==> flow/design.v <==
module alu_unit(
    input wire [3:0] alu_operand1,  
    input wire [3:0] alu_operand2,  
    input wire [2:0] alu_op,        
    output reg [3:0] alu_result,    
    output reg zero_flag,           
    output reg negative_flag,       
    output reg carry_flag,          
    output reg overflow_flag        
);
    always @(*) begin
        alu_result = 4'h0;
        zero_flag = 1'b0;
        negative_flag = 1'b0;
        carry_flag = 1'b0;
        overflow_flag = 1'b0;
        case (alu_op)
            3'b000: begin  
                alu_result = alu_operand1 + alu_operand2;
                carry_flag = (alu_operand1 + alu_operand2) > 4'b1111;  
                overflow_flag = ((!alu_operand1[3] && !alu_operand2[3] && alu_result[3]) || (alu_operand1[3] && alu_operand2[3] && !alu_result[3]));  
            end
            3'b001: begin  
                alu_result = alu_operand1 - alu_operand2;
                carry_flag = (alu_operand1 >= alu_operand2);  
                overflow_flag = ((alu_operand1[3] && !alu_operand2[3] && !alu_result[3]) || (!alu_operand1[3] && alu_operand2[3] && alu_result[3]));  
            end
            3'b010: begin  
                alu_result = alu_operand1 & alu_operand2;
            end
            3'b011: begin  
                alu_result = alu_operand1 | alu_operand2;
            end
            3'b100: begin  
                alu_result = alu_operand1 ^ alu_operand2;
            end
            3'b101: begin  
                alu_result = ($signed(alu_operand1) < $signed(alu_operand2)) ? 4'h1 : 4'h0;
            end
            default: begin
                alu_result = 4'h0;  
            end
        endcase
        if (alu_result == 4'h0)
            zero_flag = 1'b1;
        if (alu_result[3] == 1'b1)  
            negative_flag = 1'b1;
    end
endmodule
module archon_hazard_override_unit (
    input wire                 clk,  
    input wire                 rst_n,  
    input wire [7:0]           internal_entropy_score_val,  
    input wire [15:0]          chaos_score_val,             
    input wire                 anomaly_detected_val,        
    input wire [7:0]           branch_miss_rate_tracker,    
    input wire [7:0]           cache_miss_rate_tracker,     
    input wire [7:0]           exec_pressure_tracker,       
    input wire [1:0]           ml_predicted_action,  
    input wire [20:0]          scaled_flush_threshold,      
    input wire [20:0]          scaled_stall_threshold,      
    output reg                override_flush_sig,          
    output reg                override_stall_sig,          
    output reg [1:0]          hazard_detected_level        
);
    reg [3:0] W_entropy;  
    reg [3:0] W_chaos;  
    reg [3:0] W_branch;  
    reg [3:0] W_cache;  
    reg [3:0] W_exec;  
    wire [11:0] weighted_entropy_score;    
    wire [19:0] weighted_chaos_score;      
    wire [11:0] weighted_branch_miss_score;  
    wire [11:0] weighted_cache_miss_score;   
    wire [11:0] weighted_exec_pressure_score;  
    wire [20:0] total_combined_hazard_score;  
    always @(*) begin
        case (ml_predicted_action)
            2'b00: begin  
                W_entropy = 4'd8;    
                W_chaos   = 4'd7;
                W_branch  = 4'd5;    
                W_cache   = 4'd6;
                W_exec    = 4'd4;    
            end
            2'b01: begin  
                W_entropy = 4'd10;  
                W_chaos   = 4'd9;
                W_branch  = 4'd7;    
                W_cache   = 4'd8;
                W_exec    = 4'd3;    
            end
            2'b10: begin  
                W_entropy = 4'd12;  
                W_chaos   = 4'd11;
                W_branch  = 4'd9;    
                W_cache   = 4'd10;
                W_exec    = 4'd2;    
            end
            2'b11: begin  
                W_entropy = 4'd15;  
                W_chaos   = 4'd15;  
                W_branch  = 4'd13;  
                W_cache    = 4'd14;  
                W_exec    = 4'd1;    
            end
            default: begin  
                W_entropy = 4'd8; W_chaos = 4'd7; W_branch = 4'd5; W_cache = 4'd6; W_exec = 4'd4;
            end
        endcase
    end
    assign weighted_entropy_score   = internal_entropy_score_val * W_entropy;
    assign weighted_chaos_score     = chaos_score_val * W_chaos;
    assign weighted_branch_miss_score = branch_miss_rate_tracker * W_branch;
    assign weighted_cache_miss_score    = cache_miss_rate_tracker * W_cache;  
    assign weighted_exec_pressure_score = exec_pressure_tracker * W_exec;
    assign total_combined_hazard_score =
        weighted_entropy_score +
        weighted_chaos_score +
        weighted_branch_miss_score +
        weighted_cache_miss_score +
        weighted_exec_pressure_score;
    always @(*) begin
        override_flush_sig = 1'b0;  
        override_stall_sig = 1'b0;  
        hazard_detected_level = 2'b00;  
        if (anomaly_detected_val) begin
            override_flush_sig = 1'b1;
            hazard_detected_level = 2'b11;  
        end else begin
            if (total_combined_hazard_score > scaled_flush_threshold) begin
                override_flush_sig = 1'b1;
                hazard_detected_level = 2'b10;  
            end else if (total_combined_hazard_score > scaled_stall_threshold) begin
                override_stall_sig = 1'b1;
                hazard_detected_level = 2'b01;  
            end else begin
                override_flush_sig = 1'b0;
                override_stall_sig = 1'b0;
                hazard_detected_level = 2'b00;  
            end
        end
    end
endmodule
module branch_target_buffer(
    input wire clk,
    input wire reset,
    input wire [3:0] pc_in,              
    input wire [3:0] branch_resolved_pc,  
    input wire branch_resolved_pc_valid,  
    input wire [3:0] branch_resolved_target_pc,  
    input wire branch_resolved_taken,  
    output wire [3:0] predicted_next_pc,  
    output wire predicted_taken          
);
    reg [4:0] btb_table [0:15];  
    integer i;  
    assign predicted_next_pc = btb_table[pc_in][3:0];
    assign predicted_taken = btb_table[pc_in][4];
    always @(posedge clk or posedge reset) begin
        if (reset) begin
            for (i = 0; i < 16; i = i + 1) begin  
                btb_table[i] <= 5'b0_0000;
            end
        end else begin
            if (branch_resolved_pc_valid) begin
                btb_table[branch_resolved_pc] <= {branch_resolved_taken, branch_resolved_target_pc};
            end
        end
    end
endmodule
module chaos_detector(
    input wire clk,
    input wire reset,
    input wire branch_mispredicted,  
    input wire [3:0] mem_access_addr,  
    input wire [3:0] data_mem_read_data,  
    output reg [15:0] chaos_score_out  
);
    always @(posedge clk or posedge reset) begin
        if (reset) begin
            chaos_score_out <= 16'h0000;
        end else begin
            if (branch_mispredicted) begin
                chaos_score_out <= chaos_score_out + 16'h0100;  
            end
            if (mem_access_addr == 4'hF && data_mem_read_data == 4'h5) begin  
                chaos_score_out <= chaos_score_out + 16'h0050;
            end
            if (chaos_score_out > 16'h0000) begin
                chaos_score_out <= chaos_score_out - 16'h0001;
            end
        end
    end
endmodule
module data_mem(
    input wire clk,              
    input wire reset,            
    input wire mem_write_enable,  
    input wire mem_read_enable,   
    input wire [3:0] addr,        
    input wire [3:0] write_data,  
    output reg [3:0] read_data    
);
    reg [3:0] dmem [0:15];  
    integer i;  
    always @(posedge clk or posedge reset) begin
        if (reset) begin
            for (i = 0; i < 16; i = i + 1) begin
                dmem[i] <= 4'h0;
            end
        end else if (mem_write_enable) begin
            dmem[addr] <= write_data;
        end
    end
    always @(posedge clk or posedge reset) begin
        if (reset) begin
            read_data <= 4'h0;
        end else if (mem_read_enable) begin
            read_data <= dmem[addr];
        end
    end
endmodule
module entropy_trigger_decoder(
    input wire [7:0] entropy_in,     
    output reg [1:0] signal_class    
);
    parameter THRESHOLD_LOW_TO_MID = 8'd85;      
    parameter THRESHOLD_MID_TO_CRITICAL = 8'd170;  
    always @(*) begin
        if (entropy_in <= THRESHOLD_LOW_TO_MID) begin
            signal_class = 2'b00;  
        end else if (entropy_in <= THRESHOLD_MID_TO_CRITICAL) begin
            signal_class = 2'b01;  
        end else begin
            signal_class = 2'b10;  
        end
    end
endmodule
module fsm_entropy_overlay (
    input wire clk,
    input wire rst_n,  
    input wire [1:0] ml_predicted_action,     
    input wire [7:0] internal_entropy_score,  
    input wire internal_hazard_flag,          
    input wire [1:0] classified_entropy_level,  
    input wire [2:0] instr_type,              
    input wire analog_lock_override,          
    input wire analog_flush_override,         
    input wire quantum_override_signal,       
    input wire shock_detected_in,             
    input wire [1:0] mission_profile_in,        
    input wire override_authentication_valid_in,  
    input wire [7:0] entropy_threshold_fsm_in,  
    output reg [1:0] fsm_state,               
    output reg [7:0] entropy_log_out,         
    output reg [2:0] instr_type_log_out       
);
    localparam STATE_NORMAL    = 2'b00;  
    localparam STATE_STALL     = 2'b01;  
    localparam STATE_FLUSH     = 2'b10;  
    localparam STATE_LOCK      = 2'b11;  
    localparam ML_OK    = 2'b00;  
    localparam ML_STALL = 2'b01;  
    localparam ML_FLUSH = 2'b10;  
    localparam ML_LOCK  = 2'b11;  
    localparam ENTROPY_LOW      = 2'b00;  
    localparam ENTROPY_MID      = 2'b01;  
    localparam ENTROPY_CRITICAL = 2'b10;  
    localparam INSTR_TYPE_ALU    = 3'b000;  
    localparam INSTR_TYPE_LOAD   = 3'b001;  
    localparam INSTR_TYPE_STORE  = 3'b010;  
    localparam INSTR_TYPE_BRANCH = 3'b011;  
    localparam INSTR_TYPE_JUMP   = 3'b100;  
    localparam INSTR_TYPE_OTHER  = 3'b111;  
    localparam MISSION_NORMAL     = 2'b00;
    localparam MISSION_HIGH_THREAT= 2'b01;
    localparam MISSION_DIAGNOSTIC = 2'b10;
    reg [1:0] current_state, next_state;
    always @(posedge clk or negedge rst_n) begin
        if (!rst_n) begin
            current_state <= STATE_NORMAL;
            entropy_log_out <= 8'h00;
            instr_type_log_out <= INSTR_TYPE_OTHER;
        end else begin
            current_state <= next_state;
            entropy_log_out <= internal_entropy_score;
            instr_type_log_out <= instr_type;
        end
    end
    always @(*) begin
        next_state = current_state;
        if (quantum_override_signal) begin
            next_state = STATE_LOCK;
        end
        else if (override_authentication_valid_in && analog_lock_override) begin
            next_state = STATE_LOCK;
        end
        else if (override_authentication_valid_in && analog_flush_override) begin
            next_state = STATE_FLUSH;
        end
        else if (shock_detected_in) begin
            if (current_state == STATE_STALL || current_state == STATE_FLUSH) begin
                next_state = STATE_LOCK;
            end else begin  
                next_state = STATE_FLUSH;
            end
        end
        else begin
            case (current_state)
                STATE_NORMAL: begin
                    case (ml_predicted_action)
                        ML_STALL: next_state = STATE_STALL;
                        ML_FLUSH: next_state = STATE_FLUSH;
                        ML_LOCK:  next_state = STATE_LOCK;
                        default: begin  
                            if (internal_hazard_flag) begin
                                next_state = STATE_STALL;  
                            end
                            else if (classified_entropy_level == ENTROPY_CRITICAL) begin
                                if (mission_profile_in == MISSION_HIGH_THREAT) begin
                                    next_state = STATE_LOCK;  
                                end else begin
                                    next_state = STATE_FLUSH;
                                end
                            end
                            else if (internal_entropy_score > entropy_threshold_fsm_in) begin  
                                if (mission_profile_in == MISSION_HIGH_THREAT) begin
                                    next_state = STATE_FLUSH;  
                                end else begin
                                    next_state = STATE_STALL;  
                                end
                            end
                            else if (classified_entropy_level == ENTROPY_MID) begin
                                case (instr_type)
                                    INSTR_TYPE_BRANCH, INSTR_TYPE_JUMP: next_state = STATE_STALL;
                                    INSTR_TYPE_LOAD, INSTR_TYPE_STORE: begin
                                        if (mission_profile_in == MISSION_HIGH_THREAT) begin
                                            next_state = STATE_FLUSH;  
                                        end else begin
                                            next_state = STATE_STALL;
                                        end
                                    end
                                    default: next_state = STATE_NORMAL;  
                                endcase
                            end
                        end
                    endcase
                end
                STATE_STALL: begin
                    case (ml_predicted_action)
                        ML_FLUSH: next_state = STATE_FLUSH;
                        ML_LOCK:  next_state = STATE_LOCK;
                        default: begin  
                            if (ml_predicted_action == ML_OK &&
                                !internal_hazard_flag &&
                                classified_entropy_level == ENTROPY_LOW &&
                                internal_entropy_score <= entropy_threshold_fsm_in) begin
                                next_state = STATE_NORMAL;  
                            end
                        end
                    endcase
                end
                STATE_FLUSH: begin
                    case (ml_predicted_action)
                        ML_LOCK: next_state = STATE_LOCK;
                        default: begin  
                            if (ml_predicted_action == ML_OK &&
                                !internal_hazard_flag &&
                                classified_entropy_level == ENTROPY_LOW &&
                                internal_entropy_score <= entropy_threshold_fsm_in) begin
                                next_state = STATE_NORMAL;  
                            end
                            else if (ml_predicted_action == ML_STALL) begin
                                next_state = STATE_STALL;
                            end
                        end
                    endcase
                end
                STATE_LOCK: begin
                    if (!quantum_override_signal &&
                        !(override_authentication_valid_in && analog_lock_override) &&  
                        !shock_detected_in &&  
                        ml_predicted_action != ML_LOCK &&  
                        !internal_hazard_flag &&  
                        classified_entropy_level != ENTROPY_CRITICAL &&  
                        internal_entropy_score <= entropy_threshold_fsm_in) begin  
                        next_state = STATE_NORMAL;  
                    end else begin
                        next_state = STATE_LOCK;  
                    end
                end
                default:
                    next_state = STATE_NORMAL;  
            endcase
        end
    end
    always @(*) begin  
        fsm_state = current_state;
    end
endmodule
module instruction_ram(
    input wire clk,              
    input wire reset,            
    input wire [3:0] pc_in,      
    output wire [15:0] instr_opcode  
);
    reg [15:0] rom_data;
    always @(*) begin
        case (pc_in)
            4'd0: rom_data = 16'h1234;
            4'd1: rom_data = 16'h2452;
            4'd2: rom_data = 16'h3678;
            4'd3: rom_data = 16'h4891;
            4'd4: rom_data = 16'h5ABA;
            4'd5: rom_data = 16'h6CDE;
            4'd6: rom_data = 16'h7F01;
            4'd7: rom_data = 16'h8002;
            4'd8: rom_data = 16'h9123;
            default: rom_data = 16'h0000;
        endcase
    end
    assign instr_opcode = rom_data;
endmodule
module pattern_detector(
    input clk,
    input reset,
    input wire zero_flag_current,
    input wire negative_flag_current,
    input wire carry_flag_current,
    input wire overflow_flag_current,
    output wire anomaly_detected_out  
);
    parameter HISTORY_DEPTH = 3;  
    reg [HISTORY_DEPTH-1:0] zero_flag_history;
    reg [HISTORY_DEPTH-1:0] negative_flag_history;
    reg [HISTORY_DEPTH-1:0] carry_flag_history;
    reg [HISTORY_DEPTH-1:0] overflow_flag_history;
    always @(posedge clk or posedge reset) begin
        if (reset) begin
            zero_flag_history <= 'b0;
            negative_flag_history <= 'b0;
            carry_flag_history <= 'b0;
            overflow_flag_history <= 'b0;
        end else begin
            zero_flag_history <= {zero_flag_history[HISTORY_DEPTH-2:0], zero_flag_current};
            negative_flag_history <= {negative_flag_history[HISTORY_DEPTH-2:0], negative_flag_current};
            carry_flag_history <= {carry_flag_history[HISTORY_DEPTH-2:0], carry_flag_current};
            overflow_flag_history <= {overflow_flag_history[HISTORY_DEPTH-2:0], overflow_flag_current};
        end
    end
    wire pattern1_match;
    wire pattern2_match;
    assign pattern1_match = (!zero_flag_history[2]) && (negative_flag_history[1]) && (carry_flag_history[0]);
    assign pattern2_match = (carry_flag_history[2]) && (!overflow_flag_history[1]) && (!zero_flag_history[0]);
    assign anomaly_detected_out = pattern1_match || pattern2_match;
endmodule
module quantum_entropy_detector(
    input wire clk,
    input wire reset,
    input wire [3:0] instr_opcode,  
    input wire [3:0] alu_result,    
    input wire zero_flag,           
    output reg [7:0] entropy_score_out  
);
    always @(posedge clk or posedge reset) begin
        if (reset) begin
            entropy_score_out <= 8'h00;
        end else begin
            if (instr_opcode != 4'h9) begin  
                if (alu_result == 4'h0 && !zero_flag) begin  
                    entropy_score_out <= entropy_score_out + 8'h10;  
                end else if (entropy_score_out < 8'hFF) begin  
                    entropy_score_out <= entropy_score_out + 8'h01;
                end
            end else begin
                if (entropy_score_out > 8'h00)
                    entropy_score_out <= entropy_score_out - 8'h01;
            end
        end
    end
endmodule
module register_file(
    input wire clk,              
    input wire reset,            
    input wire regfile_write_enable,  
    input wire [2:0] write_addr,  
    input wire [3:0] write_data,  
    input wire [2:0] read_addr1,  
    input wire [2:0] read_addr2,  
    output wire [3:0] read_data1,  
    output wire [3:0] read_data2   
);
    reg [3:0] registers [0:7];
    integer i;  
    always @(posedge clk or posedge reset) begin
        if (reset) begin
            for (i = 0; i < 8; i = i + 1) begin  
                registers[i] <= 4'h0;
            end
        end else if (regfile_write_enable) begin
            if (write_addr != 3'b000) begin
                registers[write_addr] <= write_data;
            end
        end
    end
    assign read_data1 = (read_addr1 == 3'b000) ? 4'h0 : registers[read_addr1];  
    assign read_data2 = (read_addr2 == 3'b000) ? 4'h0 : registers[read_addr2];  
endmodule
module entropy_shock_filter (
    input wire clk,
    input wire reset,  
    input wire [7:0] analog_entropy_in,  
    output reg shock_detected
);
reg [7:0] prev_sample;  
reg [7:0] delta;        
parameter [7:0] THRESHOLD = 8'd20;  
always @(posedge clk or posedge reset) begin
    if (reset) begin
        prev_sample <= 8'd0;
        delta <= 8'd0;
        shock_detected <= 1'b0;
    end else begin
        if (analog_entropy_in > prev_sample) begin
            delta <= analog_entropy_in - prev_sample;
        end else begin
            delta <= prev_sample - analog_entropy_in;
        end
        prev_sample <= analog_entropy_in;
        if (delta > THRESHOLD) begin
            shock_detected <= 1'b1;
        end else begin
            shock_detected <= 1'b0;
        end
    end
end
endmodule
module trigger_authorizer (
    input wire clk,                   
    input wire rst_n,                 
    input wire [7:0] entropy_score,   
    input wire analog_spike_detected, 
    input wire ml_risk_flag,          
    input wire manual_lock,           
    output wire enable_fire            
);
    localparam [2:0]  
        IDLE            = 3'b000,  
        CHECK           = 3'b001,  
        READY_TO_FIRE   = 3'b010,  
        LOCKED          = 3'b011,  
        FORCED_ABORT    = 3'b100;  
    reg [2:0] current_state;  
    reg [2:0] next_state;     
    localparam ENTROPY_FIRE_THRESHOLD = 8'd100;  
    reg enable_fire_pulse_reg;
    always @(posedge clk or negedge rst_n) begin
        if (!rst_n) begin
            current_state <= IDLE;
            enable_fire_pulse_reg <= 1'b0;
        end else begin
            current_state <= next_state;
            if (next_state == READY_TO_FIRE && current_state != READY_TO_FIRE) begin
                enable_fire_pulse_reg <= 1'b1;  
            end else begin
                enable_fire_pulse_reg <= 1'b0;  
            end
        end
    end
    always @(*) begin
        next_state = current_state;
        if (manual_lock) begin
            next_state = LOCKED;  
        end
        else if (analog_spike_detected || ml_risk_flag || (entropy_score >= ENTROPY_FIRE_THRESHOLD)) begin
            next_state = FORCED_ABORT;  
        end
        else begin
            case (current_state)
                IDLE: begin
                    next_state = CHECK;
                end
                CHECK: begin
                    if (!analog_spike_detected && !ml_risk_flag && (entropy_score < ENTROPY_FIRE_THRESHOLD) && !manual_lock) begin
                        next_state = READY_TO_FIRE;  
                    end else begin
                        next_state = IDLE;
                    end
                end
                READY_TO_FIRE: begin
                    next_state = IDLE;
                end
                LOCKED: begin
                    next_state = LOCKED;  
                end
                FORCED_ABORT: begin
                    next_state = FORCED_ABORT;  
                end
                default: begin
                    next_state = IDLE;
                end
            endcase
        end
    end
    assign enable_fire = enable_fire_pulse_reg;
endmodule
module pipeline_cpu(
    input wire clk,
    input wire reset,  
    input wire [15:0] external_entropy_in,  
    input wire [7:0] analog_entropy_raw_in,  
    input wire [1:0] ml_predicted_action,  
    input wire ml_risk_flag_in,          
    input wire manual_lock_in,           
    input wire internal_hazard_flag_for_fsm,  
    input wire analog_lock_override_in,   
    input wire analog_flush_override_in,  
    input wire quantum_override_signal_in,  
    input wire [1:0] mission_profile_in,         
    input wire override_authentication_valid_in,  
    input wire [7:0] entropy_threshold_fsm_in,   
    output wire [3:0] debug_pc,          
    output wire [15:0] debug_instr,       
    output wire debug_stall,             
    output wire debug_flush,             
    output wire debug_lock,              
    output wire [7:0] debug_fsm_entropy_log,  
    output wire [2:0] debug_fsm_instr_type_log,  
    output wire debug_hazard_flag,       
    output wire [1:0] debug_fsm_state,   
    output wire debug_shock_detected,    
    output wire [1:0] debug_classified_entropy,  
    output wire enable_fire_pulse_out     
);
    wire rst_n = ~reset;
    reg [3:0] pc_reg;
    wire [15:0] if_instr;
    wire [3:0] if_pc_plus_1;
    reg [3:0] next_pc;
    reg [3:0] if_id_pc_plus_1_reg;
    reg [15:0] if_id_instr_reg;
    wire [3:0] id_pc_plus_1;
    wire [15:0] id_instr;
    wire [3:0] id_operand1;
    wire [3:0] id_operand2;
    wire [2:0] id_rs1_addr;
    wire [2:0] id_rs2_addr;
    wire [2:0] id_rd_addr;
    reg [2:0] id_alu_op;
    wire [3:0] id_immediate;
    wire id_reg_write_enable;
    wire id_mem_read_enable;
    wire id_mem_write_enable;
    wire id_is_branch_inst;
    wire id_is_jump_inst;
    wire [3:0] id_branch_target;
    reg [2:0] instr_type_to_fsm_comb;
    reg [2:0] instr_type_to_fsm_reg;     
    wire [3:0] ex_opcode_from_ex_stage;  
    reg [3:0] id_ex_pc_plus_1_reg;
    reg [3:0] id_ex_operand1_reg;
    reg [3:0] id_ex_operand2_reg;
    reg [2:0] id_ex_rd_addr_reg;
    reg [2:0] id_ex_alu_op_reg;
    reg id_ex_reg_write_enable_reg;
    reg id_ex_mem_read_enable_reg;
    reg id_ex_mem_write_enable_reg;
    reg id_ex_is_branch_inst_reg;
    reg id_ex_is_jump_inst_reg;
    reg [3:0] id_ex_branch_target_reg;
    reg [15:0] id_ex_instr_reg;
    reg [3:0] id_ex_branch_pc_reg;
    wire [3:0] ex_alu_operand1;
    wire [3:0] ex_alu_operand2;
    wire [3:0] ex_alu_result;
    wire ex_zero_flag;
    wire ex_negative_flag;
    wire ex_carry_flag;
    wire ex_overflow_flag;
    wire [2:0] ex_rd_addr;
    wire ex_reg_write_enable;
    wire ex_mem_read_enable;
    wire ex_mem_write_enable;
    wire ex_is_branch_inst;
    wire ex_is_jump_inst;
    wire [3:0] ex_branch_target;
    wire [3:0] ex_branch_pc;
    reg [3:0] ex_mem_alu_result_reg;
    reg [3:0] ex_mem_mem_write_data_reg;
    reg [2:0] ex_mem_rd_addr_reg;
    reg ex_mem_reg_write_enable_reg;
    reg ex_mem_mem_read_enable_reg;
    reg ex_mem_mem_write_enable_reg;
    reg ex_mem_zero_flag_reg;
    reg ex_mem_is_branch_inst_reg;
    reg ex_mem_is_jump_inst_reg;
    reg [3:0] ex_mem_pc_plus_1_reg;
    reg [3:0] ex_mem_branch_target_reg;
    reg [3:0] ex_mem_branch_pc_reg;
    wire [3:0] mem_read_data;
    wire [3:0] mem_alu_result;
    wire [2:0] mem_rd_addr;
    wire mem_reg_write_enable;
    wire mem_mem_read_enable;
    wire mem_mem_write_enable;
    wire [3:0] mem_mem_addr;
    wire branch_actual_taken;
    wire branch_mispredicted_local;
    reg branch_mispredicted;
    wire [3:0] branch_resolved_pc;
    wire [3:0] branch_resolved_target_pc;
    reg [3:0] mem_wb_write_data_reg;
    reg [2:0] mem_wb_rd_addr_reg;
    reg mem_wb_reg_write_enable_reg;
    wire [3:0] wb_write_data;
    wire [2:0] wb_rd_addr;
    wire wb_reg_write_enable;
    wire pipeline_stall;
    wire pipeline_flush;
    reg [7:0] exec_pressure_counter;
    reg [7:0] cache_miss_rate_dummy;  
    wire aho_override_flush_req;
    wire aho_override_stall_req;
    wire [1:0] aho_hazard_level;
    wire new_fsm_internal_hazard_flag;
    wire [1:0] new_fsm_control_signal;
    wire [7:0] new_fsm_entropy_log;
    wire [2:0] new_fsm_instr_type_log;
    wire shock_detected_internal;  
    localparam AHO_SCALED_FLUSH_THRESH = 21'd1000000;  
    localparam AHO_SCALED_STALL_THRESH = 21'd500000;   
    wire [1:0] classified_entropy_level_wire;  
    wire [7:0] debug_branch_miss_rate;
    reg [7:0] branch_miss_rate_counter;
    wire pd_anomaly_detected_out;
    wire pd_reset;  
    wire trigger_enable_fire_internal;
    instruction_ram i_imem (
        .clk(clk),
        .reset(reset),
        .pc_in(pc_reg),
        .instr_opcode(if_instr)
    );
    register_file i_regfile (
        .clk(clk),
        .reset(reset),
        .regfile_write_enable(wb_reg_write_enable),
        .write_addr(wb_rd_addr),
        .write_data(wb_write_data),
        .read_addr1(id_rs1_addr),
        .read_addr2(id_rs2_addr),
        .read_data1(id_operand1),
        .read_data2(id_operand2)
    );
    alu_unit i_alu (
        .alu_operand1(ex_alu_operand1),
        .alu_operand2(ex_alu_operand2),
        .alu_op(id_ex_alu_op_reg),
        .alu_result(ex_alu_result),
        .zero_flag(ex_zero_flag),
        .negative_flag(ex_negative_flag),
        .carry_flag(ex_carry_flag),
        .overflow_flag(ex_overflow_flag)
    );
    data_mem i_dmem (
        .clk(clk),
        .reset(reset),
        .mem_write_enable(mem_mem_write_enable),
        .mem_read_enable(mem_mem_read_enable),
        .addr(mem_mem_addr),
        .write_data(ex_mem_mem_write_data_reg),
        .read_data(mem_read_data)
    );
    wire [3:0] if_btb_predicted_next_pc;
    wire if_btb_predicted_taken;
    branch_target_buffer i_btb (
        .clk(clk),
        .reset(reset),
        .pc_in(pc_reg),
        .branch_resolved_pc(branch_resolved_pc),
        .branch_resolved_pc_valid(ex_mem_is_branch_inst_reg || ex_mem_is_jump_inst_reg),
        .branch_resolved_target_pc(branch_resolved_target_pc),
        .branch_resolved_taken(branch_actual_taken),
        .predicted_next_pc(if_btb_predicted_next_pc),
        .predicted_taken(if_btb_predicted_taken)
    );
    wire [3:0] qed_instr_opcode_input;
    assign qed_instr_opcode_input = id_ex_instr_reg[15:12];
    wire qed_reset = reset;
    wire [7:0] qed_entropy_score_out;  
    quantum_entropy_detector i_qed (
        .clk(clk),
        .reset(qed_reset),
        .instr_opcode(qed_instr_opcode_input),
        .alu_result(ex_alu_result),
        .zero_flag(ex_zero_flag),
        .entropy_score_out(qed_entropy_score_out)
    );
    wire cd_reset = reset;
    wire [15:0] cd_chaos_score_out;
    chaos_detector i_chaos_detector (
        .clk(clk),
        .reset(cd_reset),
        .branch_mispredicted(branch_mispredicted),
        .mem_access_addr(mem_mem_addr),
        .data_mem_read_data(mem_read_data),
        .chaos_score_out(cd_chaos_score_out)
    );
    assign pd_reset = reset;  
    pattern_detector i_pattern_detector (
        .clk(clk),
        .reset(pd_reset),
        .zero_flag_current(ex_zero_flag),
        .negative_flag_current(ex_negative_flag),
        .carry_flag_current(ex_carry_flag),
        .overflow_flag_current(ex_overflow_flag),
        .anomaly_detected_out(pd_anomaly_detected_out)
    );
    entropy_shock_filter u_entropy_shock_filter (
        .clk(clk),
        .reset(reset),
        .analog_entropy_in(analog_entropy_raw_in),
        .shock_detected(shock_detected_internal)  
    );
    always @(posedge clk or posedge reset) begin
        if (reset) begin
            branch_miss_rate_counter <= 8'h0;
        end else begin
            if (~pipeline_stall && ~pipeline_flush) begin
                if (branch_mispredicted) begin
                    if (branch_miss_rate_counter < 8'hFF) begin
                        branch_miss_rate_counter <= branch_miss_rate_counter + 8'h1;
                    end
                end else begin  
                    if (branch_miss_rate_counter > 8'h0) begin
                        branch_miss_rate_counter <= branch_miss_rate_counter - 8'h1;
                    end
                end  
            end
        end
    end
    assign debug_branch_miss_rate = branch_miss_rate_counter;
    archon_hazard_override_unit i_aho (
        .clk(clk),
        .rst_n(rst_n),
        .internal_entropy_score_val(qed_entropy_score_out),
        .chaos_score_val(cd_chaos_score_out),
        .anomaly_detected_val(pd_anomaly_detected_out),
        .branch_miss_rate_tracker(debug_branch_miss_rate),
        .cache_miss_rate_tracker(cache_miss_rate_dummy),
        .exec_pressure_tracker(exec_pressure_counter),
        .ml_predicted_action(ml_predicted_action),  
        .scaled_flush_threshold(AHO_SCALED_FLUSH_THRESH),
        .scaled_stall_threshold(AHO_SCALED_STALL_THRESH),
        .override_flush_sig(aho_override_flush_req),
        .override_stall_sig(aho_override_stall_req),
        .hazard_detected_level(aho_hazard_level)
    );
    entropy_trigger_decoder i_entropy_decoder (
        .entropy_in(analog_entropy_raw_in),  
        .signal_class(classified_entropy_level_wire)
    );
    assign ex_opcode_from_ex_stage = id_ex_instr_reg[15:12];
    always @(*) begin
        case (ex_opcode_from_ex_stage)
            4'h1, 4'h2, 4'h3, 4'h6: instr_type_to_fsm_comb = 3'b000;  
            4'h4:                   instr_type_to_fsm_comb = 3'b001;  
            4'h5:                   instr_type_to_fsm_comb = 3'b010;  
            4'h7:                   instr_type_to_fsm_comb = 3'b011;  
            4'h8:                   instr_type_to_fsm_comb = 3'b100;  
            default:                instr_type_to_fsm_comb = 3'b111;  
        endcase
    end
    always @(posedge clk or posedge reset) begin
        if (reset) begin
            instr_type_to_fsm_reg <= 3'b111;  
        end else begin
            if (~pipeline_stall && ~pipeline_flush) begin
                instr_type_to_fsm_reg <= instr_type_to_fsm_comb;
            end
        end
    end
    assign new_fsm_internal_hazard_flag = aho_override_flush_req || aho_override_stall_req || internal_hazard_flag_for_fsm;
    fsm_entropy_overlay i_entropy_fsm (
        .clk(clk),
        .rst_n(rst_n),
        .ml_predicted_action(ml_predicted_action),  
        .internal_entropy_score(qed_entropy_score_out),
        .internal_hazard_flag(new_fsm_internal_hazard_flag),
        .classified_entropy_level(classified_entropy_level_wire),
        .instr_type(instr_type_to_fsm_reg),
        .analog_lock_override(analog_lock_override_in),
        .analog_flush_override(analog_flush_override_in),
        .quantum_override_signal(quantum_override_signal_in),
        .shock_detected_in(shock_detected_internal),  
        .mission_profile_in(mission_profile_in),
        .override_authentication_valid_in(override_authentication_valid_in),
        .entropy_threshold_fsm_in(entropy_threshold_fsm_in),
        .fsm_state(new_fsm_control_signal),
        .entropy_log_out(new_fsm_entropy_log),
        .instr_type_log_out(new_fsm_instr_type_log)
    );
    trigger_authorizer i_trigger_authorizer (
        .clk(clk),
        .rst_n(rst_n),
        .entropy_score(qed_entropy_score_out),  
        .analog_spike_detected(shock_detected_internal),  
        .ml_risk_flag(ml_risk_flag_in),          
        .manual_lock(manual_lock_in),            
        .enable_fire(trigger_enable_fire_internal)  
    );
    assign enable_fire_pulse_out = trigger_enable_fire_internal;
    wire entropy_ctrl_stall;
    wire entropy_ctrl_flush;
    assign entropy_ctrl_stall = 1'b0;
    assign entropy_ctrl_flush = 1'b0;
    assign pipeline_flush = (new_fsm_control_signal == 2'b10) ||  
                            (new_fsm_control_signal == 2'b11) ||  
                            entropy_ctrl_flush;                    
    assign pipeline_stall = (new_fsm_control_signal == 2'b01) ||  
                            (new_fsm_control_signal == 2'b11) ||  
                            entropy_ctrl_stall;                    
    always @(posedge clk or posedge reset) begin
        if (reset) begin
            exec_pressure_counter <= 8'h0;
            cache_miss_rate_dummy <= 8'h0;
        end else begin
            if (pipeline_flush) begin
                exec_pressure_counter <= 8'h0;
                cache_miss_rate_dummy <= 8'h0;
            end else if (~pipeline_stall) begin
                if (id_ex_instr_reg[15:12] != 4'h9) begin  
                    if (exec_pressure_counter < 8'hFF) begin
                        exec_pressure_counter <= exec_pressure_counter + 8'h1;
                    end
                end else begin  
                    if (exec_pressure_counter > 8'h0) begin
                        exec_pressure_counter <= exec_pressure_counter - 8'h1;
                    end
                end  
                if (cache_miss_rate_dummy < 8'hFF && (exec_pressure_counter % 5 == 0)) begin
                    cache_miss_rate_dummy <= cache_miss_rate_dummy + 8'h1;
                end else if (cache_miss_rate_dummy > 8'h0 && (exec_pressure_counter % 7 == 0)) begin
                    cache_miss_rate_dummy <= cache_miss_rate_dummy - 8'h1;
                end
            end
        end
    end
    assign if_pc_plus_1 = pc_reg + 4'b0001;
    always @(posedge clk or posedge reset) begin
        if (reset) begin
            pc_reg <= 4'h0;
        end else begin
            if (pipeline_flush) begin
                pc_reg <= 4'h0;
            end else if (pipeline_stall) begin
                pc_reg <= pc_reg;
            end else begin  
                pc_reg <= next_pc;
            end  
        end
    end
    always @(*) begin
        next_pc = if_pc_plus_1;
        if (ex_mem_is_jump_inst_reg) begin
            next_pc = ex_mem_branch_target_reg;
        end else if (ex_mem_is_branch_inst_reg) begin
            if (branch_actual_taken) begin
                next_pc = ex_mem_branch_target_reg;
            end else begin  
                next_pc = ex_mem_pc_plus_1_reg;
            end  
        end else if (if_btb_predicted_taken) begin
            next_pc = if_btb_predicted_next_pc;
        end
    end
    always @(posedge clk or posedge reset) begin
        if (reset) begin
            if_id_pc_plus_1_reg <= 4'h0;
            if_id_instr_reg <= 16'h0000;
        end else begin
            if (~pipeline_flush && ~pipeline_stall) begin
                if_id_pc_plus_1_reg <= if_pc_plus_1;
                if_id_instr_reg <= if_instr;
            end
        end
    end
    assign id_pc_plus_1 = if_id_pc_plus_1_reg;
    assign id_instr = if_id_instr_reg;
    wire [3:0] id_opcode = id_instr[15:12];
    assign id_rd_addr = id_instr[11:9];
    assign id_rs1_addr = id_instr[8:6];
    assign id_rs2_addr = id_instr[5:3];
    assign id_immediate = {1'b0, id_instr[2:0]};
    assign id_reg_write_enable = (id_opcode == 4'h1 || id_opcode == 4'h2 || id_opcode == 4'h3 ||
                                  id_opcode == 4'h4 || id_opcode == 4'h6 || id_opcode == 4'h0);
    assign id_mem_read_enable  = (id_opcode == 4'h4);
    assign id_mem_write_enable = (id_opcode == 4'h5);
    assign id_is_branch_inst   = (id_opcode == 4'h7);
    assign id_is_jump_inst     = (id_opcode == 4'h8);
    assign id_branch_target     = id_instr[3:0];
    always @(*) begin
        case (id_opcode)
            4'h1: id_alu_op = 3'b000;  
            4'h2: id_alu_op = 3'b000;  
            4'h3: id_alu_op = 3'b001;  
            4'h4: id_alu_op = 3'b000;  
            4'h5: id_alu_op = 3'b000;  
            4'h6: id_alu_op = 3'b100;  
            4'h7: id_alu_op = 3'b001;  
            default: id_alu_op = 3'b000;  
        endcase
    end
    wire ex_mem_writes_to_rs1_id = ex_mem_reg_write_enable_reg && (ex_mem_rd_addr_reg == id_rs1_addr);
    wire ex_mem_writes_to_rs2_id = ex_mem_reg_write_enable_reg && (ex_mem_rd_addr_reg == id_rs2_addr);
    wire mem_wb_writes_to_rs1_id = mem_wb_reg_write_enable_reg && (mem_wb_rd_addr_reg == id_rs1_addr);
    wire mem_wb_writes_to_rs2_id = mem_wb_reg_write_enable_reg && (mem_wb_rd_addr_reg == id_rs2_addr);
    wire [3:0] forward_operand1 = (ex_mem_writes_to_rs1_id && (id_rs1_addr != 3'b000)) ? ex_mem_alu_result_reg :
                                  (mem_wb_writes_to_rs1_id && (id_rs1_addr != 3'b000)) ? mem_wb_write_data_reg :
                                  id_operand1;
    wire [3:0] forward_operand2 = (ex_mem_writes_to_rs2_id && (id_rs2_addr != 3'b000)) ? ex_mem_alu_result_reg :
                                  (mem_wb_writes_to_rs2_id && (id_rs2_addr != 3'b000)) ? mem_wb_write_data_reg :
                                  id_operand2;
    always @(posedge clk or posedge reset) begin
        if (reset) begin
            id_ex_pc_plus_1_reg <= 4'h0;
            id_ex_operand1_reg <= 4'h0;
            id_ex_operand2_reg <= 4'h0;
            id_ex_rd_addr_reg <= 3'h0;
            id_ex_alu_op_reg <= 3'h0;
            id_ex_reg_write_enable_reg <= 1'b0;
            id_ex_mem_read_enable_reg <= 1'b0;
            id_ex_mem_write_enable_reg <= 1'b0;
            id_ex_is_branch_inst_reg <= 1'b0;
            id_ex_is_jump_inst_reg <= 1'b0;
            id_ex_branch_target_reg <= 4'h0;
            id_ex_instr_reg <= 16'h0000;
            id_ex_branch_pc_reg <= 4'h0;
        end else begin
            if (~pipeline_flush && ~pipeline_stall) begin
                id_ex_pc_plus_1_reg <= id_pc_plus_1;
                id_ex_operand1_reg <= forward_operand1;
                id_ex_operand2_reg <= (id_opcode == 4'h2 || id_opcode == 4'h4 || id_opcode == 4'h5) ? id_immediate : forward_operand2;
                id_ex_rd_addr_reg <= id_rd_addr;
                id_ex_alu_op_reg <= id_alu_op;
                id_ex_reg_write_enable_reg <= id_reg_write_enable;
                id_ex_mem_read_enable_reg <= id_mem_read_enable;
                id_ex_mem_write_enable_reg <= id_mem_write_enable;
                id_ex_is_branch_inst_reg <= id_is_branch_inst;
                id_ex_is_jump_inst_reg <= id_is_jump_inst;
                id_ex_branch_target_reg <= id_branch_target;
                id_ex_instr_reg <= id_instr;
                id_ex_branch_pc_reg <= id_pc_plus_1 - 4'h1;
            end
        end
    end
    assign ex_alu_operand1 = id_ex_operand1_reg;
    assign ex_alu_operand2 = id_ex_operand2_reg;
    assign ex_rd_addr = id_ex_rd_addr_reg;
    assign ex_reg_write_enable = id_ex_reg_write_enable_reg;
    assign ex_mem_read_enable = id_ex_mem_read_enable_reg;
    assign ex_mem_write_enable = id_ex_mem_write_enable_reg;
    assign ex_is_branch_inst = id_ex_is_branch_inst_reg;
    assign ex_is_jump_inst = id_ex_is_jump_inst_reg;
    assign ex_branch_target = id_ex_branch_target_reg;
    assign ex_branch_pc = id_ex_branch_pc_reg;
    wire [3:0] actual_branch_target_calc;
    assign actual_branch_target_calc = ex_branch_pc + ex_branch_target;
    always @(posedge clk or posedge reset) begin
        if (reset) begin
            ex_mem_alu_result_reg       <= 4'h0;
            ex_mem_mem_write_data_reg   <= 4'h0;
            ex_mem_rd_addr_reg          <= 3'h0;
            ex_mem_reg_write_enable_reg <= 1'b0;
            ex_mem_mem_read_enable_reg  <= 1'b0;
            ex_mem_mem_write_enable_reg <= 1'b0;
            ex_mem_zero_flag_reg        <= 1'b0;
            ex_mem_is_branch_inst_reg   <= 1'b0;
            ex_mem_is_jump_inst_reg     <= 1'b0;
            ex_mem_pc_plus_1_reg        <= 4'h0;
            ex_mem_branch_target_reg    <= 4'h0;
            ex_mem_branch_pc_reg        <= 4'h0;
        end else begin
            if (~pipeline_flush && ~pipeline_stall) begin
                ex_mem_alu_result_reg       <= ex_alu_result;
                ex_mem_mem_write_data_reg   <= ex_alu_operand2;
                ex_mem_rd_addr_reg          <= ex_rd_addr;
                ex_mem_reg_write_enable_reg <= ex_reg_write_enable;
                ex_mem_mem_read_enable_reg  <= ex_mem_read_enable;
                ex_mem_mem_write_enable_reg <= ex_mem_write_enable;
                ex_mem_zero_flag_reg        <= ex_zero_flag;
                ex_mem_is_branch_inst_reg   <= ex_is_branch_inst;
                ex_mem_is_jump_inst_reg     <= ex_is_jump_inst;
                ex_mem_pc_plus_1_reg        <= id_ex_pc_plus_1_reg;
                ex_mem_branch_target_reg    <= actual_branch_target_calc;
                ex_mem_branch_pc_reg        <= ex_branch_pc;
            end
        end
    end
    assign mem_alu_result = ex_mem_alu_result_reg;
    assign mem_rd_addr = ex_mem_rd_addr_reg;
    assign mem_reg_write_enable = ex_mem_reg_write_enable_reg;
    assign mem_mem_read_enable = ex_mem_mem_read_enable_reg;
    assign mem_mem_write_enable = ex_mem_mem_write_enable_reg;
    assign mem_mem_addr = ex_mem_alu_result_reg;
    assign branch_actual_taken = ex_mem_is_branch_inst_reg && ex_mem_zero_flag_reg;
    assign branch_resolved_pc = ex_mem_branch_pc_reg;
    assign branch_resolved_target_pc = ex_mem_branch_target_reg;
    assign branch_mispredicted_local =
        (ex_mem_is_branch_inst_reg || ex_mem_is_jump_inst_reg) ?
            (ex_mem_is_branch_inst_reg ?
                ((if_btb_predicted_taken != branch_actual_taken) ||
                 (branch_actual_taken && (if_btb_predicted_next_pc != branch_resolved_target_pc))) :
                (ex_mem_is_jump_inst_reg && (if_btb_predicted_next_pc != branch_resolved_target_pc))) : 1'b0;
    always @(posedge clk or posedge reset) begin
        if (reset) begin
            branch_mispredicted <= 1'b0;
        end else begin
            if (~pipeline_stall && ~pipeline_flush) begin
                branch_mispredicted <= branch_mispredicted_local;
            end
        end
    end
    always @(posedge clk or posedge reset) begin
        if (reset) begin
            mem_wb_write_data_reg <= 4'h0;
            mem_wb_rd_addr_reg <= 3'h0;
            mem_wb_reg_write_enable_reg <= 1'b0;
        end else begin
            if (~pipeline_flush && ~pipeline_stall) begin
                if (mem_mem_read_enable) begin
                    mem_wb_write_data_reg <= mem_read_data;
                end else begin  
                    mem_wb_write_data_reg <= mem_alu_result;
                end  
                mem_wb_rd_addr_reg <= mem_rd_addr;
                mem_wb_reg_write_enable_reg <= mem_reg_write_enable;
            end
        end
    end
    assign wb_write_data = mem_wb_write_data_reg;
    assign wb_rd_addr = mem_wb_rd_addr_reg;
    assign wb_reg_write_enable = mem_wb_reg_write_enable_reg;
    assign debug_pc = pc_reg;
    assign debug_instr = if_instr;
    assign debug_stall = pipeline_stall;
    assign debug_flush = pipeline_flush;
    assign debug_lock = (new_fsm_control_signal == 2'b11);
    assign debug_fsm_entropy_log = new_fsm_entropy_log;
    assign debug_fsm_instr_type_log = new_fsm_instr_type_log;
    assign debug_hazard_flag = new_fsm_internal_hazard_flag;
    assign debug_fsm_state = new_fsm_control_signal;
    assign debug_shock_detected = shock_detected_internal;
    assign debug_classified_entropy = classified_entropy_level_wire;
endmodule
module archon_top (
    input wire clk,
    input wire reset,  
    input wire [15:0] external_entropy_in,  
    input wire [7:0] analog_entropy_raw,    
    input wire [1:0] ml_predicted_action,  
    input wire ml_risk_flag_top,           
    input wire manual_lock_top,            
    input wire analog_lock_override,
    input wire analog_flush_override,
    input wire quantum_override_signal,  
    input wire [1:0] mission_profile,          
    input wire override_authentication_valid,  
    input wire [7:0] entropy_threshold_fsm,    
    output wire [3:0] cpu_debug_pc,
    output wire [15:0] cpu_debug_instr,
    output wire cpu_debug_stall,
    output wire cpu_debug_flush,
    output wire cpu_debug_lock,
    output wire [7:0] cpu_debug_fsm_entropy_log,
    output wire [2:0] cpu_debug_fsm_instr_type_log,
    output wire cpu_debug_hazard_flag,
    output wire [1:0] cpu_debug_fsm_state,
    output wire cpu_debug_shock_detected,
    output wire [1:0] cpu_debug_classified_entropy,
    output wire system_enable_fire_pulse  
);
    wire archon_top_internal_hazard_to_cpu = 1'b0;  
    pipeline_cpu u_pipeline_cpu (
        .clk(clk),
        .reset(reset),
        .external_entropy_in(external_entropy_in),
        .analog_entropy_raw_in(analog_entropy_raw),
        .ml_predicted_action(ml_predicted_action),  
        .ml_risk_flag_in(ml_risk_flag_top),
        .manual_lock_in(manual_lock_top),
        .internal_hazard_flag_for_fsm(archon_top_internal_hazard_to_cpu),
        .analog_lock_override_in(analog_lock_override),
        .analog_flush_override_in(analog_flush_override),
        .quantum_override_signal_in(quantum_override_signal),
        .mission_profile_in(mission_profile),
        .override_authentication_valid_in(override_authentication_valid),
        .entropy_threshold_fsm_in(entropy_threshold_fsm),
        .debug_pc(cpu_debug_pc),
        .debug_instr(cpu_debug_instr),
        .debug_stall(cpu_debug_stall),
        .debug_flush(cpu_debug_flush),
        .debug_lock(cpu_debug_lock),
        .debug_fsm_entropy_log(cpu_debug_fsm_entropy_log),
        .debug_fsm_instr_type_log(cpu_debug_fsm_instr_type_log),
        .debug_hazard_flag(cpu_debug_hazard_flag),
        .debug_fsm_state(cpu_debug_fsm_state),
        .debug_shock_detected(cpu_debug_shock_detected),
        .debug_classified_entropy(cpu_debug_classified_entropy),
        .enable_fire_pulse_out(system_enable_fire_pulse)
    );
endmodule
--- tool output ---
== Reports on archon_top ==
Module archon_top before and after one edit of its RTL, step after step.
"unedited" refers to lines of the RTL above, "edited" to lines of the edited file.
"difference": "edited" minus "unedited" as printed here. "rel. change": 100 x difference / "unedited".
Operators carry their Yosys type and port widths (W data, S select, Z words).
Cell names lack the library's common part.
A cell with n/a has no value.
Set-up
  top module: archon_top
  clock: clk
  cell library: sky130hd
  timing corner: tt_025C_1v80

== Diff ==
Unified diff, file above to edited file.
This change comes from a script, not from a designer. The edited design behaves differently; no optimisation was intended.
begin of diff
@@ -282,11 +282,10 @@
             current_state <= STATE_NORMAL;
             entropy_log_out <= 8'h00;
-            instr_type_log_out <= INSTR_TYPE_OTHER;
         end else begin
             current_state <= next_state;
             entropy_log_out <= internal_entropy_score;
-            instr_type_log_out <= instr_type;
-        end
-    end
+        end
+    end
+    always @(*) instr_type_log_out = instr_type;
     always @(*) begin
         next_state = current_state;
end of diff

== Word-level counts ==
Yosys after proc, flatten, opt, wreduce and memory -nomap, before mapping. Print and check cells are not counted. Equal cells are merged and count once.
Yosys's memory passes give these memory sizes; they may raise the number of words (mostly to a power of two), join words into wider ones and drop unused or constant bits.
Bit counts
  input port bits: unedited 44, edited 44, difference 0, rel. change 0.00%
  word width x clocked read ports: unedited 3, edited 3, difference 0, rel. change 0.00%
  memories: unedited 2, edited 2, difference 0, rel. change 0.00%
  output and inout port bits: unedited 41, edited 41, difference 0, rel. change 0.00%
  cells after elaboration: unedited 491, edited 490, difference -1, rel. change -0.20%
  register bits after elaboration: unedited 377, edited 374, difference -3, rel. change -0.80%
  bits in read-only memories: unedited 304, edited 304, difference 0, rel. change 0.00%
Cells by class
  mux-type cells: unedited 85, edited 85, difference 0, rel. change 0.00%
  magnitude comparators: unedited 22, edited 22, difference 0, rel. change 0.00%
  bitwise operators: unedited 5, edited 5, difference 0, rel. change 0.00%
  multipliers: unedited 5, edited 5, difference 0, rel. change 0.00%
  divide/modulo/power cells: unedited 2, edited 2, difference 0, rel. change 0.00%
  equality and inequality tests: unedited 114, edited 114, difference 0, rel. change 0.00%
  reduce/logical cells: unedited 144, edited 144, difference 0, rel. change 0.00%
  add/subtract/negate cells: unedited 23, edited 23, difference 0, rel. change 0.00%
Memories
  shape (words x width / read and write ports): unedited 16x16 r1 w0; 16x3 r1 w0, edited 16x16 r1 w0; 16x3 r1 w0
Unchanged operator kinds not shown: 83.

== Longest topological paths ==
Yosys ltp: most cells in a row. Word level: on the elaborated netlist, between registers, memories and ports. Mapped: between sequential cells and ports; inverters and the memories' decode and read muxes count.
Depth
  word-level depth: unedited 23, edited 23, difference 0, rel. change 0.00%
  ABC_AREA: unedited 0, edited 0
  depth in mapped cells: unedited 35, edited 32, difference -3, rel. change -8.57%
  depth with buffers taken out: unedited 31, edited 29, difference -2, rel. change -6.45%

== After synthesis ==
The flow's flattened synthesis, as Yosys stat reports it; memories are mapped. The netlist is that of the ABC_AREA named above (0 if unset); the other value can give another one.
Mapped netlist
  cell count: unedited 2799, edited 2711, difference -88, rel. change -3.14%
  flip-flop cells: unedited 366, edited 363, difference -3, rel. change -0.82%
  area of sequential cells (um^2): unedited 9168.8, edited 9090.0, difference -78.8, rel. change -0.86%
  mapped area (um^2): unedited 27679.0, edited 27153.5, difference -525.5, rel. change -1.90%
  buffer cells: unedited 133, edited 128, difference -5, rel. change -3.76%
Cell types
  nor2_1: unedited 173, edited 157, difference -16, rel. change -9.25%
  o211ai_1: unedited 27, edited 11, difference -16, rel. change -59.26%
  nand2b_1: unedited 69, edited 57, difference -12, rel. change -17.39%
  o21ai_0: unedited 137, edited 126, difference -11, rel. change -8.03%
  clkbuf_1: unedited 102, edited 91, difference -11, rel. change -10.78%
  mux2i_1: unedited 45, edited 35, difference -10, rel. change -22.22%
  o21a_1: unedited 18, edited 8, difference -10, rel. change -55.56%
  buf_1: unedited 13, edited 23, difference +10, rel. change +76.92%
  nor2b_1: unedited 51, edited 60, difference +9, rel. change +17.65%
  xor2_1: unedited 24, edited 33, difference +9, rel. change +37.50%
  mux2_2: unedited 225, edited 233, difference +8, rel. change +3.56%
  o22ai_1: unedited 25, edited 17, difference -8, rel. change -32.00%
  a22oi_1: unedited 17, edited 24, difference +7, rel. change +41.18%
  nor3_1: unedited 41, edited 35, difference -6, rel. change -14.63%
  a221oi_1: unedited 16, edited 10, difference -6, rel. change -37.50%
  nor4_1: unedited 13, edited 19, difference +6, rel. change +46.15%
  a222oi_1: unedited 3, edited 9, difference +6, rel. change +200.00%
  inv_1: unedited 282, edited 277, difference -5, rel. change -1.77%
Unchanged cell types not shown: 14.
Not every row of either side is listed.
By module: a second synthesis without flattening, with its own total; a netlist apart from the flattened one above.
Unflattened totals
  cell total of the unflattened synthesis: unedited 3187, edited 3177, difference -10, rel. change -0.31%
  area (unflattened synthesis) (um^2): unedited 30434.2, edited 30215.2, difference -219.0, rel. change -0.72%
Rows give one instance, submodules left out.
Modules, unedited
  pipeline_cpu: times used 1, area 8516.9 um^2, seq. area 3081.7 um^2, cells 1021
  archon_hazard_override_unit: times used 1, area 7578.5 um^2, seq. area 0.0 um^2, cells 866
  (no name shown): times used 1, area 3993.8 um^2, seq. area 2001.9 um^2, cells 329
  data_mem: times used 1, area 3231.8 um^2, seq. area 1701.6 um^2, cells 255
  register_file: times used 1, area 1645.3 um^2, seq. area 700.7 um^2, cells 146
  entropy_shock_filter: times used 1, area 1122.3 um^2, seq. area 425.4 um^2, cells 109
  fsm_entropy_overlay: times used 1, area 1007.2 um^2, seq. area 329.1 um^2, cells 104
  chaos_detector: times used 1, area 978.4 um^2, seq. area 400.4 um^2, cells 91
  quantum_entropy_detector: times used 1, area 719.4 um^2, seq. area 200.2 um^2, cells 81
  alu_unit: times used 1, area 674.4 um^2, seq. area 0.0 um^2, cells 89
  instruction_ram: times used 1, area 351.6 um^2, seq. area 0.0 um^2, cells 50
  pattern_detector: times used 1, area 270.3 um^2, seq. area 250.2 um^2, cells 14
  trigger_authorizer: times used 1, area 264.0 um^2, seq. area 151.4 um^2, cells 19
  entropy_trigger_decoder: times used 1, area 76.3 um^2, seq. area 0.0 um^2, cells 12
  archon_top: times used 1, area 3.8 um^2, seq. area 0.0 um^2, cells 1
Modules, edited
  pipeline_cpu: times used 1, area 8516.9 um^2, seq. area 3081.7 um^2, cells 1021
  archon_hazard_override_unit: times used 1, area 7505.9 um^2, seq. area 0.0 um^2, cells 864
  (no name shown): times used 1, area 3993.8 um^2, seq. area 2001.9 um^2, cells 329
  data_mem: times used 1, area 3231.8 um^2, seq. area 1701.6 um^2, cells 255
  register_file: times used 1, area 1645.3 um^2, seq. area 700.7 um^2, cells 146
  entropy_shock_filter: times used 1, area 1122.3 um^2, seq. area 425.4 um^2, cells 109
  chaos_detector: times used 1, area 978.4 um^2, seq. area 400.4 um^2, cells 91
  fsm_entropy_overlay: times used 1, area 860.8 um^2, seq. area 250.2 um^2, cells 96
  quantum_entropy_detector: times used 1, area 719.4 um^2, seq. area 200.2 um^2, cells 81
  alu_unit: times used 1, area 674.4 um^2, seq. area 0.0 um^2, cells 89
  instruction_ram: times used 1, area 351.6 um^2, seq. area 0.0 um^2, cells 50
  pattern_detector: times used 1, area 270.3 um^2, seq. area 250.2 um^2, cells 14
  trigger_authorizer: times used 1, area 264.0 um^2, seq. area 151.4 um^2, cells 19
  entropy_trigger_decoder: times used 1, area 76.3 um^2, seq. area 0.0 um^2, cells 12
  archon_top: times used 1, area 3.8 um^2, seq. area 0.0 um^2, cells 1

== Worst setup path after synthesis ==
Source: OpenSTA report_checks on the synthesized netlist (no wires, ideal clock, input and output delay 20% of the period each), path of least setup slack; recovery checks are left aside. Register names are those of the netlist, which keeps one name where synthesis merged equal registers.
Path post-synthesis
  kind: unedited input -> output, edited input -> output
  start point: unedited input port ml_predicted_action[0], edited input port ml_predicted_action[0]
  end point: unedited output port cpu_debug_hazard_flag, edited output port cpu_debug_hazard_flag
  time at the first pin (ns): unedited 4.000, edited 4.000, difference 0.000, rel. change 0.00%
  path slack (ns): unedited 4.414, edited 4.409, difference -0.005
  required time (ns): unedited 16.000, edited 16.000, difference 0.000, rel. change 0.00%
  path buffers: unedited 3, edited 3, difference 0, rel. change 0.00%
  arrival (ns): unedited 11.586, edited 11.591, difference +0.005, rel. change +0.04%
  output delay (ns): unedited 4.000, edited 4.000, difference 0.000, rel. change 0.00%
  period (ns): unedited 20.0, edited 20.0, difference 0.0, rel. change 0.00%
  path delay (ns): unedited 7.586, edited 7.591, difference +0.005, rel. change +0.07%
  input delay (ns): unedited 4.000, edited 4.000, difference 0.000, rel. change 0.00%
  stages on the path: unedited 26, edited 26, difference 0, rel. change 0.00%
  synthesis period reached (ns): unedited 15.586, edited 15.591, difference +0.005, rel. change +0.03%
"path delay" is the arrival time less input delay plus setup time.
A path that ends at an output port has no setup time.
"stages on the path": output pins that drive a net of the path, with the launching flip-flop's if there is one; two outputs of one cell count as two.
"synthesis period reached" = period - worst setup slack (recovery checks aside). The figure is calculated, with input and output delays left at 20% of the set period.
The rows between start and end are the longest chain of elaborated cells between them; the timing report does not say that the signal goes this way. Where chains are equally long, one stands for them.
Each line given opens the expression or statement behind the cell; cells for indexed reads and writes are added by Yosys, which also makes memories of some case tables.
On the way, post-synthesis, unedited
  cell sequence: clkbuf_1 clkinv_1 ha_1 clkbuf_1 or2_2 clkbuf_1 nand2_1 fa_1 fa_1 fa_1 inv_1 fa_1 fa_1 fa_1 inv_1 fa_1 inv_1 ha_1 a21o_1 a211oi_2 o21a_1 xnor2_1 or4_1 o41a_1 a41oi_2 inv_1
  length of the longest elaborated chain: 12
  elaborated cells on any way between the ends: 26
  those cells by class: add/sub: 4; mul: 5; compare: 2; eq/ne: 3; mux: 10; reduce/logical: 2
RTL lines, path post-synthesis, unedited
  start: declaration: line 1162  | input wire [1:0] ml_predicted_action,
  $eq A2 B2 Y1: line 78  | case (ml_predicted_action)
  $pmux W4 S4: line 78
  $mul A8 B4 Y12: line 112
  $add A12 B20 Y21: line 118
  $add A21 B12 Y21 x3: line 118
  $gt A21 B19 Y1: line 134
  $mux W1: line 134
  $mux W1: line 131
  $mux W1: line 127  | if (anomaly_detected_val) begin
  $logic_or A1 B1 Y1: line 884  | assign new_fsm_internal_hazard_flag = aho_override_flush_req || aho_override_stall_req || internal_hazard_flag ...
  end: declaration: line 1178  | output wire cpu_debug_hazard_flag,
On the way, post-synthesis, edited
  cell sequence: clkbuf_1 clkinv_1 ha_1 clkbuf_1 or2_2 clkbuf_1 nand2_1 fa_1 fa_1 fa_1 inv_1 fa_1 fa_1 fa_1 inv_1 fa_1 inv_1 ha_1 a21oi_1 o211ai_1 a41oi_1 nor2b_1 xnor2_1 nor4_1 nor4b_1 o41ai_1
  length of the longest elaborated chain: 12
  elaborated cells on any way between the ends: 26
  those cells by class: add/sub: 4; mul: 5; compare: 2; eq/ne: 3; mux: 10; reduce/logical: 2
RTL lines, path post-synthesis, edited
  start: declaration: line 1161  | input wire [1:0] ml_predicted_action,
  $eq A2 B2 Y1: line 78  | case (ml_predicted_action)
  $pmux W4 S4: line 78
  $mul A8 B4 Y12: line 112
  $add A12 B20 Y21: line 118
  $add A21 B12 Y21 x3: line 118
  $gt A21 B19 Y1: line 134
  $mux W1: line 134
  $mux W1: line 131
  $mux W1: line 127  | if (anomaly_detected_val) begin
  $logic_or A1 B1 Y1: line 883  | assign new_fsm_internal_hazard_flag = aho_override_flush_req || aho_override_stall_req || internal_hazard_flag ...
  end: declaration: line 1177  | output wire cpu_debug_hazard_flag,

== Worst path after layout ==
From the final timing report of the runs of pair 1: the path of least setup slack in the routed layout; clock arrival at registers is part of the times.
Path after layout
  kind: unedited input -> output, edited input -> output
  start point: unedited input port ml_predicted_action[0], edited input port ml_predicted_action[0]
  end point: unedited output port cpu_debug_hazard_flag, edited output port cpu_debug_hazard_flag
  path slack (ns): unedited 1.50, edited 1.58, difference +0.08
  required time (ns): unedited 14.24, edited 14.24, difference 0.00, rel. change 0.00%
  time at the first pin (ns): unedited 3.56, edited 3.56, difference 0.00, rel. change 0.00%
  input delay (ns): unedited 3.56, edited 3.56, difference 0.00, rel. change 0.00%
  stages on the path: unedited 24, edited 26, difference +2, rel. change +8.33%
  arrival (ns): unedited 12.74, edited 12.66, difference -0.08, rel. change -0.63%
  output delay (ns): unedited 3.56, edited 3.56, difference 0.00, rel. change 0.00%
  path buffers: unedited 4, edited 3, difference -1, rel. change -25.00%
  period (ns): unedited 17.8, edited 17.8, difference 0.0, rel. change 0.00%
The rows between start and end are the longest chain of elaborated cells between them; the timing report does not say that the signal goes this way. Where chains are equally long, one stands for them.
On the way, after layout, unedited
  cell sequence: clkdlybuf4s50_1 buf_4 clkinv_1 ha_1 buf_4 nand2b_1 fa_1 inv_1 fa_1 fa_1 fa_1 fa_1 fa_1 fa_1 ha_1 or3_1 a211oi_2 o21a_1 xnor2_1 or4_1 o41a_1 a41oi_2 inv_1 clkdlybuf4s50_1
  length of the longest elaborated chain: 12
  elaborated cells on any way between the ends: 26
  those cells by class: add/sub: 4; mul: 5; compare: 2; eq/ne: 3; mux: 10; reduce/logical: 2
RTL lines, path after layout, unedited
  start: declaration: line 1162  | input wire [1:0] ml_predicted_action,
  $eq A2 B2 Y1: line 78  | case (ml_predicted_action)
  $pmux W4 S4: line 78
  $mul A8 B4 Y12: line 112
  $add A12 B20 Y21: line 118
  $add A21 B12 Y21 x3: line 118
  $gt A21 B19 Y1: line 134
  $mux W1: line 134
  $mux W1: line 131
  $mux W1: line 127  | if (anomaly_detected_val) begin
  $logic_or A1 B1 Y1: line 884  | assign new_fsm_internal_hazard_flag = aho_override_flush_req || aho_override_stall_req || internal_hazard_flag ...
  end: declaration: line 1178  | output wire cpu_debug_hazard_flag,
On the way, after layout, edited
  cell sequence: clkdlybuf4s50_1 buf_4 ha_1 inv_1 nand2_1 fa_1 fa_1 fa_1 inv_1 fa_1 fa_1 fa_1 inv_1 fa_1 inv_1 ha_1 a21o_1 a21oi_1 o21ai_0 a21oi_1 nand2_1 a2111oi_0 nor3_1 nor4b_1 o41ai_2 clkdlybuf4s50_1
  length of the longest elaborated chain: 12
  elaborated cells on any way between the ends: 26
  those cells by class: add/sub: 4; mul: 5; compare: 2; eq/ne: 3; mux: 10; reduce/logical: 2
RTL lines, path after layout, edited
  start: declaration: line 1161  | input wire [1:0] ml_predicted_action,
  $eq A2 B2 Y1: line 78  | case (ml_predicted_action)
  $pmux W4 S4: line 78
  $mul A8 B4 Y12: line 112
  $add A12 B20 Y21: line 118
  $add A21 B12 Y21 x3: line 118
  $gt A21 B19 Y1: line 134
  $mux W1: line 134
  $mux W1: line 131
  $mux W1: line 127  | if (anomaly_detected_val) begin
  $logic_or A1 B1 Y1: line 883  | assign new_fsm_internal_hazard_flag = aho_override_flush_req || aho_override_stall_req || internal_hazard_flag ...
  end: declaration: line 1177  | output wire cpu_debug_hazard_flag,

== Measured runs ==
Runs of the flow (Yosys, OpenROAD) on both versions; the two runs of a pair have the same settings. The constraints put input and output delay at 20% of the set period each and load the outputs with 0.01 pF.
Flow settings, pair 1
  CORE_UTILIZATION: 40
  period_ns: 17.8
  CAP_MARGIN: 20
  CORE_MARGIN: 2
  SLEW_MARGIN: 20
Final reports, pair 1
  area of the die (um^2): unedited 71318.4, edited 69984.1, difference -1334.3, rel. change -1.87%
  post-route utilization (%): unedited 44.8, edited 44.8, difference 0.0
  worst-case hold slack (ns): unedited 0.348, edited 0.351, difference +0.003
  worst slack on setup checks (ns): unedited 1.496, edited 1.576, difference +0.080
  netlist area reported by Yosys (um^2): unedited 27679.0, edited 27153.5, difference -525.5, rel. change -1.90%
  reached clock period (ns): unedited 16.304, edited 16.224, difference -0.080, rel. change -0.49%
Flow settings, pair 2
  ABC_AREA: 0
  CAP_MARGIN: 40
  CELL_PAD_IN_SITES_GLOBAL_PLACEMENT: 1
  CORE_MARGIN: 10
  CORE_UTILIZATION: 41
  CTS_CLUSTER_DIAMETER: 382
  GPL_TIMING_DRIVEN: 1
  HOLD_SLACK_MARGIN: -0.04
  MAX_ROUTING_LAYER: met4
  SETUP_SLACK_MARGIN: -1.98
  TNS_END_PERCENT: 20
  period_ns: 25.1
  SLEW_MARGIN: 20
Final reports, pair 2
  area of the die (um^2): unedited 78302.0, edited 76923.0, difference -1379.0, rel. change -1.76%
  post-route utilization (%): unedited 46.0, edited 46.2, difference +0.2
  worst-case hold slack (ns): unedited 0.350, edited 0.318, difference -0.032
  worst slack on setup checks (ns): unedited 5.247, edited 5.726, difference +0.479
  netlist area reported by Yosys (um^2): unedited 27679.0, edited 27153.5, difference -525.5, rel. change -1.90%
  reached clock period (ns): unedited 19.853, edited 19.374, difference -0.479, rel. change -2.41%
By "reached clock period" is meant the clock period of the run minus its worst setup slack. This is arithmetic on one report: input and output delays are still those of the set period (20% each).
--- end ---
